==> flow/design.v <==
`timescale 1ns / 1ps
module Baud_Rate_Generator(
    input clk,
    input reset,
    output reg tx_clk,
    output reg rx_clk
    );
    reg [12:0] Counter_tx;
    reg [8:0] Counter_rx;
    always@(posedge clk)
    begin
        if(reset)
        begin
            Counter_tx <= 0;
            tx_clk <= 0;
        end
        else
        begin
            if(Counter_tx == 13'd5208)
            begin
                Counter_tx <= 0;
                tx_clk <= 1;
            end
            else
            begin
                Counter_tx <= Counter_tx + 1;
                tx_clk <= 0;
            end
        end
    end
    always@(posedge clk)
    begin
        if(reset)
        begin
            Counter_rx <= 0;
            rx_clk <= 0;
        end
        else
        begin
            if(Counter_rx == 9'd324)
            begin
                Counter_rx <= 0;
                rx_clk <= 1;
            end
            else
            begin
                Counter_rx <= Counter_rx + 1;
                rx_clk <= 0;
            end
        end
    end
endmodule
`timescale 1ns / 1ps
module synchronizer #(parameter width = 5)(
    input [width-1:0] data_in,
    input clk,
    input ce,
    input reset,
    output reg [width-1:0] data_out
    );
    reg [width-1:0] sync0;
    always@(posedge clk)
    begin
        if(reset)
        begin
            sync0 <= 0;
            data_out <= 0;
        end
        else if(ce)
        begin
            sync0 <= data_in;
            data_out <= sync0;
        end
    end
endmodule
`timescale 1ns / 1ps
module FIFO_wptr #(parameter FIFO_addr = 5)(
    input [FIFO_addr-1:0] rd_ptr_gr_syn,
    input clk,
    input wr_ce,
    input wr_en,
    input wr_reset,
    output wire [FIFO_addr-1:0] wr_ptr_gr,
    output reg [FIFO_addr-1:0] wr_ptr,
    output wire full,
    output reg wr_full
    );
    wire [FIFO_addr-1:0] rd_ptr;
    always@(posedge clk or posedge wr_reset)
    begin
        if(wr_reset)
        begin
            wr_ptr <= 0;
        end
        else if(wr_ce)
        begin
            if(wr_en && !full)
            begin
                wr_ptr <= wr_ptr + 1;
            end
        end
    end
    always@(posedge clk or posedge wr_reset)
    begin
        if(wr_reset)
        begin
            wr_full <= 0;
        end
        else if(wr_ce)
        begin
            wr_full <= full; 
        end
    end
    assign wr_ptr_gr = wr_ptr ^ (wr_ptr >> 1); 
    assign rd_ptr[FIFO_addr-1] = rd_ptr_gr_syn[FIFO_addr-1];
    genvar i;
    generate
        for(i=0;i<FIFO_addr-1;i=i+1)
        begin : g2b
            assign rd_ptr[i] = rd_ptr[i+1] ^ rd_ptr_gr_syn[i];
        end
    endgenerate
    assign full =   (wr_ptr[FIFO_addr-2:0] == rd_ptr[FIFO_addr-2:0]) &&
                    (wr_ptr[FIFO_addr-1]!=rd_ptr[FIFO_addr-1]);
endmodule
`timescale 1ns / 1ps
module FIFO_rptr #(parameter FIFO_addr = 5)(
    input [FIFO_addr-1:0] wr_ptr_gr_syn,
    input clk,
    input rd_ce,
    input rd_en,
    input rd_reset,
    output wire [FIFO_addr-1:0] rd_ptr_gr,
    output reg [FIFO_addr-1:0] rd_ptr,
    output wire rd_empty
    );
    reg empty;
    wire [FIFO_addr-1:0] wr_ptr;
    always@(posedge clk or posedge rd_reset)
    begin
        if(rd_reset)
        begin
            rd_ptr <= 0;
        end
        else if(rd_ce)
        begin
            if(rd_en && !rd_empty)
            begin
                rd_ptr <= rd_ptr + 1;
            end
        end
    end
    always@(posedge clk or posedge rd_reset)
    begin
        if(rd_reset)
        begin
            empty <= 0;
        end
        else if(rd_ce)
        begin
            empty <= rd_empty; 
        end
    end
    assign rd_ptr_gr = rd_ptr ^ (rd_ptr >> 1); 
    assign wr_ptr[FIFO_addr-1] = wr_ptr_gr_syn[FIFO_addr-1];
    genvar i;
    generate
        for(i=0;i<FIFO_addr-1;i=i+1)
        begin : g2b
            assign wr_ptr[i] = wr_ptr[i+1] ^ wr_ptr_gr_syn[i];
        end
    endgenerate
    assign rd_empty = (wr_ptr == rd_ptr) ? 1'b1 : 1'b0;
endmodule
`timescale 1ns / 1ps
module FIFO_mem #(parameter FIFO_Width = 8, parameter FIFO_Depth = 16,
            parameter FIFO_addr = 5)(
    input clk,
    input wr_ce,
    input wr_en,
    input wr_full,
    input wr_reset,
    input [FIFO_Width-1:0] wr_data,
    input [FIFO_addr-1:0] wr_ptr,
    input rd_ce,
    input rd_en,
    input rd_reset,
    input [FIFO_addr-1:0] rd_ptr,
    output reg [FIFO_Width-1:0] rd_data
    );
    wire wr_en_s;
    reg [FIFO_Width-1:0] mem [0:FIFO_Depth-1];
    integer i;
    assign wr_en_s = wr_en & ~wr_full;
    always@(posedge clk or posedge wr_reset)
    begin
        if(wr_reset)
        begin
            for(i=0;i<FIFO_Depth;i=i+1)
            begin
                mem[i] <= 0;
            end
        end
        else if(wr_ce)
        begin
            if(wr_en_s)
            begin
                mem[wr_ptr[FIFO_addr-2:0]] <= wr_data;
            end
        end
    end
    always@(posedge clk or posedge rd_reset)
    begin
        if(rd_reset)
        begin
            rd_data <= 0;
        end
        else if(rd_ce)
        begin
            if(rd_en)
            begin
                rd_data <= mem[rd_ptr[FIFO_addr-2:0]];
            end
        end
    end
endmodule
`timescale 1ns / 1ps
module FIFO #(  parameter FIFO_WIDTH = 8,
                parameter FIFO_DEPTH = 16,
                parameter FIFO_addr = 5)
    (
    input clk,
    input wr_ce,rd_ce,
    input wr_reset,rd_reset,
    input wr_en,rd_en,
    input [FIFO_WIDTH-1 : 0] data_in,
    output wire full,empty,
    output wire [FIFO_WIDTH-1:0] data_out
    );
    wire [FIFO_addr-1:0] wr_ptr_gr,wr_ptr,rd_ptr_gr,rd_ptr,wr_ptr_gr_syn,rd_ptr_gr_syn;
    wire full_now;
    FIFO_wptr F0 (  .rd_ptr_gr_syn(rd_ptr_gr_syn), .clk(clk), .wr_ce(wr_ce),
                    .wr_en(wr_en), .wr_reset(wr_reset),
                    .wr_ptr_gr(wr_ptr_gr), .wr_ptr(wr_ptr),
                    .full(full_now), .wr_full(full));
    synchronizer F1 (.data_in(wr_ptr_gr), .clk(clk), .ce(rd_ce), .reset(rd_reset),
                        .data_out(wr_ptr_gr_syn));
    FIFO_rptr F2 (  .wr_ptr_gr_syn(wr_ptr_gr_syn), .clk(clk), .rd_ce(rd_ce),
                    .rd_en(rd_en), .rd_reset(rd_reset),
                    .rd_ptr_gr(rd_ptr_gr), .rd_ptr(rd_ptr),
                    .rd_empty(empty));
    synchronizer F3 (.data_in(rd_ptr_gr), .clk(clk), .ce(wr_ce), .reset(wr_reset),
                        .data_out(rd_ptr_gr_syn));
    FIFO_mem F4 (   .clk(clk), .wr_ce(wr_ce), .rd_ce(rd_ce),
                    .wr_reset(wr_reset), .rd_reset(rd_reset),
                    .wr_en(wr_en), .rd_en(rd_en), .wr_full(full_now),
                    .wr_ptr(wr_ptr), .rd_ptr(rd_ptr),
                    .wr_data(data_in), .rd_data(data_out));
endmodule
`timescale 1ns / 1ps
module UART_TX #(   parameter Width = 8,
                    parameter Depth = 16,
                    parameter Addr = 5)(
    input clk,
    input tx_ce,
    input reset,
    input tx_start,
    input [7:0] tx_data,
    output tx_busy,
    output reg tx_serial
    );
    localparam  IDLE = 3'b000,
                START = 3'b001,
                DATA = 3'b010,
  				PARITY = 3'b011,
                STOP = 3'b100;
    reg [2:0] state, next_state;
    reg [2:0] count;
    reg [7:0] data_reg;
  	wire parity_bit;
    always@(posedge clk or posedge reset)
    begin
        if(reset)
        begin
            state <= IDLE;
        end
        else if(tx_ce)
        begin
            state <= next_state;
        end
    end
    always@(*)
    begin
        case(state)
            IDLE:   next_state = tx_start ? START : IDLE;
            START:  next_state = DATA;
          	DATA:   next_state = (count == 7) ? PARITY : DATA;
          	PARITY:	next_state = STOP;
            STOP:   next_state = IDLE;
            default:next_state = IDLE;
        endcase
    end
    always@(posedge clk or posedge reset)
    begin
        if(reset)
        begin
            count <= 0;
            data_reg <= 0;
        end
        else if(tx_ce)
        begin
            case(state)
                IDLE:   begin
                            count <= 0;
                            data_reg <= 0;
                        end
                START:  begin
                            count <= 0;
                            data_reg <= tx_data;
                        end
                DATA:   begin
                            count <= count + 1'b1;
                        end
                STOP:   begin
                            count <= 0;
                        end
                default:count <= 0;
            endcase
        end
    end
    always@(posedge clk or posedge reset)
    begin
        if(reset)
        begin
            tx_serial <= 1;
        end
        else if(tx_ce)
        begin
            case(state)
                IDLE:   begin
                            tx_serial <= 1'b1;
                        end
                START:  begin
                            tx_serial <= 1'b0; 
                        end
                DATA:   begin
                            tx_serial <= data_reg[count]; 
                        end
              	PARITY:	begin
                  			tx_serial <= parity_bit; 
                		end
                STOP:   begin
                            tx_serial <= 1'b1; 
                        end
                default:tx_serial <= 1'b1;
            endcase
        end
    end
    assign parity_bit = ^data_reg; 
    assign tx_busy = (state != IDLE);
endmodule
`timescale 1ns / 1ps
module UART_RX #(   parameter Width = 8,
                    parameter Depth = 16,
                    parameter Addr = 5)(
    input clk,
    input rx_ce,
    input reset,
    input rx_serial,
    output rx_busy,
    output [7:0] rx_data,
    output reg rx_done
    );
    localparam  IDLE = 3'b000,
                START = 3'b001,
                DATA = 3'b010,
                HOLD1 = 3'b011,
                HOLD2 = 3'b100,
  				PARITY = 3'b101,
                STOP = 3'b110;
    reg [2:0] state, next_state;
    reg [2:0] count;
    reg [7:0] data_reg;
    reg [7:0] sample_cnt;
  	wire parity_bit;
    always@(posedge clk or posedge reset)
    begin
        if(reset)
        begin
            state <= IDLE;
        end
        else if(rx_ce)
        begin
            state <= next_state;
        end
    end
    always@(*)
    begin
        case(state)
            IDLE:   next_state = rx_serial ? IDLE : START;
            START:  next_state = (sample_cnt == 16) ? DATA : START;
          	DATA:   next_state = ((count == 7) && (sample_cnt == 16)) ? PARITY : DATA;
          	PARITY:	next_state = (sample_cnt == 16) ? ((parity_bit != rx_serial) ? IDLE : STOP) : PARITY;  
            STOP:   next_state = (sample_cnt == 16) ? (rx_serial ? IDLE : STOP) : STOP;
            default:next_state = IDLE;
        endcase
    end
    always@(posedge clk or posedge reset)
    begin
        if(reset)
        begin
            data_reg <= 8'd0;
            rx_done <= 1'b0;
            count <= 0;
        end
        else if(rx_ce)
        begin
            rx_done <= 0;
            if((state == DATA || state == START) && sample_cnt == 16)
            begin
                count <= count + 1;
                data_reg <= {rx_serial,data_reg[7:1]};
            end
            else if((state == STOP) && sample_cnt == 16)
            begin
                if(rx_serial)  
                begin
                    rx_done <= 1'b1;  
                end
                else
                begin
                    rx_done <= 1'b0;
                end
            end
        end
    end
    always@(posedge clk or posedge reset)
    begin
        if(reset)
        begin
            sample_cnt <= 0;
        end
        else if(rx_ce)
        begin
            if(sample_cnt == 16)
            begin
                sample_cnt <= 0;
            end
            else if(state == IDLE)
                sample_cnt <= 0;
            else
            begin
                sample_cnt <= sample_cnt + 1;
            end
        end
    end
    assign parity_bit = ^data_reg; 
    assign rx_busy = (state != IDLE);
	assign rx_data = data_reg;
endmodule
`timescale 1ns / 1ps
module UART_FIFO(
    input clk,
    input reset,
    input [7:0] data_in,
    input data_valid,
    output [7:0] data_out
    );
    wire tx_clk, rx_clk;
    wire tx_fifo_full, tx_fifo_empty;
    wire rx_fifo_full, rx_fifo_empty;
    wire tx_busy,rx_busy; 
    wire rx_done;
    wire [7:0] tx_fifo_data_out;
    wire [7:0] rx_data;
    wire serial_data;
    reg tx_start;
    wire tx_fifo_wr_en;
    reg tx_fifo_rd_en;
    reg rx_fifo_wr_en;
    wire rx_fifo_rd_en;
    assign tx_fifo_wr_en = data_valid;
    assign rx_fifo_rd_en = ~rx_fifo_empty;
    always@(posedge clk or posedge reset)
    begin
        if(reset)
        begin
            tx_start <= 0;
            tx_fifo_rd_en <= 0;
        end
        else if(tx_clk)
        begin
            if((tx_fifo_empty==0)&&(tx_busy==0)&&(tx_start==0))
            begin
                tx_start <= 1'b1;
                tx_fifo_rd_en <= 1'b1;
            end
            else
            begin
                tx_start <= 1'b0;
                tx_fifo_rd_en <= 1'b0;
            end
        end
    end
    always@(posedge clk or posedge reset)
    begin
        if(reset)
        begin
            rx_fifo_wr_en <= 0;
        end
        else if(rx_clk)
        begin
            rx_fifo_wr_en <= ~rx_fifo_full & rx_done;
        end
    end
    Baud_Rate_Generator m0 (.clk(clk), .reset(reset),
                .tx_clk(tx_clk), .rx_clk(rx_clk));
    UART_TX m1 (.clk(clk), .tx_ce(tx_clk), .reset(reset),
                .tx_start(tx_start), .tx_data(tx_fifo_data_out),
                .tx_busy(tx_busy), .tx_serial(serial_data));
    FIFO m2 (.clk(clk), .wr_ce(1'b1), .rd_ce(tx_clk),  
                .wr_reset(reset), .rd_reset(reset),
                .wr_en(tx_fifo_wr_en), .rd_en(tx_fifo_rd_en),
                .data_in(data_in),
                .full(tx_fifo_full), .empty(tx_fifo_empty),
                .data_out(tx_fifo_data_out));
    UART_RX m3 (.clk(clk), .rx_ce(rx_clk), .reset(reset),
                .rx_serial(serial_data),
                .rx_busy(rx_busy), .rx_data(rx_data),
                .rx_done(rx_done));
    FIFO m4 (.clk(clk), .wr_ce(rx_clk), .rd_ce(1'b1),  
                .wr_reset(reset), .rd_reset(reset),
                .wr_en(rx_fifo_wr_en), .rd_en(rx_fifo_rd_en),
                .data_in(rx_data),
                .full(rx_fifo_full), .empty(rx_fifo_empty),
                .data_out(data_out));
endmodule
# Step by step through the tools: UART_FIFO
# Tool output for the design above, in the order of the flow.
# Line numbers count from 1 in the design file above.
# Library cell names are shortened.
# Not given: -
# setup
top_module,UART_FIFO
clk_port,clk
library,sky130hd
lib_corner,tt_025C_1v80

# Word level
# Counts by Yosys on the flattened word-level netlist (proc, flatten, opt, wreduce). Print and check cells are left out. Cells with the same type and inputs are merged into one.
# word_totals
ram_bits,0
clocked_rd_ports_x_width,0
romBits,0
out_inout_bits,8
elab_cells,272
reg_bits,397
latchBits,0
memories,0
# classes
n_eq,79
muxes,26
addsub,9
n_logic,30
n_reduce_logical,65
div_mod_pow,0
cmp,0
n_mul,0
n_shift,1
# ops
operator,n
case mux 8 bit (select 16 bit),2
equality test 4 bit (second input constant),32
equality test 4 x 3 -> 1 bit (second input constant),16
AND reduction 3 bit,16
AND reduction 2 bit,21
equality test 4 x 2 -> 1 bit (second input constant),8
adder 5 x 1 -> 5 bit (second input constant),4
XOR 5 x 4 -> 5 bit,4
two-way mux 3 bit,6
XOR 1 bit,16
equality test 4 x 1 -> 1 bit (second input constant),4
zero test 4 bit,4
parity 8 bit,2
case mux 8 bit (select 2 bit),1
two-way mux 8 bit,2
case mux 3 bit (select 5 bit),1
adder 13 x 1 -> 13 bit (second input constant),1
equality test 13 bit (second input constant),1
equality test 3 bit (second input constant),4
case mux 3 bit (select 4 bit),1
logical AND 1 bit,11
two-way mux 1 bit,11
equality test 5 bit,2
equality test 3 x 2 -> 1 bit (second input constant),3
adder 9 x 1 -> 9 bit (second input constant),1
equality test 9 bit (second input constant),1
equality test 4 bit,2
adder 8 x 1 -> 8 bit (second input constant),1
# Not listed: further kinds 15, cells in them 32.

# Depth
# Depth = most cells in a row (Yosys ltp): at word level without a register or memory, in the mapped netlist without a sequential cell, where the memories' decode and read muxes count.
# logic_depth
depth_word,10
abc_area,1
depth_mapped,13
ltp_nobuf,12

# After synthesis
# Source: synth_stat.txt of the flow (Yosys; design flattened, memories mapped). It holds for the ABC_AREA given above (unset counts as 0); a run with the other value may have another netlist.
# synth_totals
flip_flops,399
n_buf,100
seqArea_um2,9666.8
yosys_area_um2,19673.9
stdcells,2473
# by_type
type,n
dfrtp_1,333
nand2_1,1094
dfxtp_1,64
nand4_1,184
inv_1,169
nand3_1,117
ha_1,46
nor2_1,94
o21ai_0,60
clkbuf_1,70
nand3_4,13
xor2_1,26
xnor2_1,25
nor2_8,10
a21oi_1,28
buf_6,12
o2111ai_1,15
mux2_2,9
# Not listed: further types 27, cells in them 104.

# Worst setup path after synthesis
# Source: OpenSTA report_checks on the synthesized netlist (no wires, ideal clock, input and output delay 20% of the period each), path of least setup slack; recovery checks are left aside. Register names are those of the netlist, which keeps one name where synthesis merged equal registers.
# synth_path
kind,input -> register
startpoint,input port reset
endpoint,register m2.F1.data_out[0]
tclk_ns,20.0
arrival_ns,15.025
setup_slack_ns,4.870
path_stages,4
path_buffers,1
setup_time_ns,0.105
path_delay_ns,11.130
launch_ns,4.000
synth_period_reached_ns,15.13
# "path_delay_ns" = arrival - input delay + setup time.
# "path_stages" counts driving pins, that of a launching flip-flop among them; a cell with two outputs on the path counts twice.
# "synth_period_reached_ns" is the clock period less the worst setup slack; recovery checks do not enter. This is arithmetic on one report: input and output delays are still those of the set period (20% each).
# synth_between
cell_sequence,inv_1 clkbuf_1 o21ai_0 nor2_1
# synth_rtl
element,line,rtl
start: declaration,464,"input reset,"
end: assignment,67,data_out <= 0;
end: assignment,72,data_out <= sync0;
end: declaration,59,output reg [width-1:0] data_out
# No chain of elaborated cells between the ends is given.

# Timing after layout
# Path of least setup slack in the final report of run 1 (OpenROAD, finished layout, wires in). Where an end is a register, its clock arrival counts in the times.
# layout_path
kind,input -> register
startpoint,input port reset
endpoint,register m4.F3.sync0[0]
tclk_ns,5.33
setup_time_ns,0.07
arrival_ns,3.96
launch_ns,1.07
path_stages,7
setup_slack_ns,1.92
path_buffers,4
# layout_between
cell_sequence,clkdlybuf4s50_1 inv_1 clkbuf_16 buf_16 buf_16 o21ai_0 nor2_1
# layout_rtl
element,line,rtl
start: declaration,464,"input reset,"
end: assignment,66,sync0 <= 0;
end: assignment,71,sync0 <= data_in;
end: declaration,61,reg [width-1:0] sync0;
# No chain of elaborated cells between the ends is given.

# Measured results for UART_FIFO: 6 stored runs of the Yosys and OpenROAD flow on sky130hd. The settings differ; the order carries no meaning. The constraints put input and output delay at 20% of the set period each and load the outputs with 0.01 pF.
# "worst_path_allowed_less_slack_ns" = time allowed to the worst setup path (clock period - input delay - output delay, where it has them) - its slack; a late launch clock adds to it, a late capture clock takes from it.
# By "fin_power_uw" is meant OpenSTA's value without simulated activity: inputs other than the clock are taken to toggle once in ten clock periods, and the tool carries that through the logic.
# Settings: . = not set for that run.
item,run 1,run 2,run 3,run 4,run 5,run 6
ABC_AREA,1,1,.,.,1,.
CAP_MARGIN,25,25,15,20,35,25
CELL_PAD_IN_SITES_DETAIL_PLACEMENT,2,2,.,.,.,2
CELL_PAD_IN_SITES_GLOBAL_PLACEMENT,3,3,.,.,.,.
CORE_MARGIN,7,7,2,2,2,2
CORE_UTILIZATION,34,34,40,40,65,40
CTS_CLUSTER_SIZE,11,11,10,88,.,11
GPL_ROUTABILITY_DRIVEN,0,1,.,.,.,0
GPL_TIMING_DRIVEN,0,0,.,.,1,0
HOLD_SLACK_MARGIN,-0.04,-0.04,-0.1,-0.1,0.17,.
MAX_ROUTING_LAYER,met4,met5,met5,met4,.,met4
MIN_ROUTING_LAYER,met2,met1,met2,.,met1,met2
SETUP_SLACK_MARGIN,-0.01,-0.01,1.26,.,0.7,.
SLEW_MARGIN,0,0,5,20,20,0
period_ns,5.33,5.33,20.0,20.0,3.88,5.33
CORE_ASPECT_RATIO,.,.,0.51,0.51,.,.
PLACE_DENSITY_LB_ADDON,.,.,0.05,0.05,0.05,.
CTS_CLUSTER_DIAMETER,.,.,.,.,266,.
synthesis_area_um2,19673.9,19673.9,18502.7,18502.7,19673.9,18502.7
tns_ns,0.000,0.000,0.000,0.000,0.000,0.000
timing.setup.ws_ns,1.916,1.986,14.341,14.346,1.074,1.592
fin_power_uw,9095,8928,2295,2274,11476,9167
layout_utilization_frac,0.392,0.392,0.449,0.45,0.727,0.463
worst_path_allowed_less_slack_ns,2.35,2.28,1.66,1.65,2.81,3.74
worstPathKind,input -> register,input -> register,input -> register,input -> register,register -> register,register -> register
final_die_area_um2,64795.7,64795.7,48092.5,48092.5,31675.1,47993.9
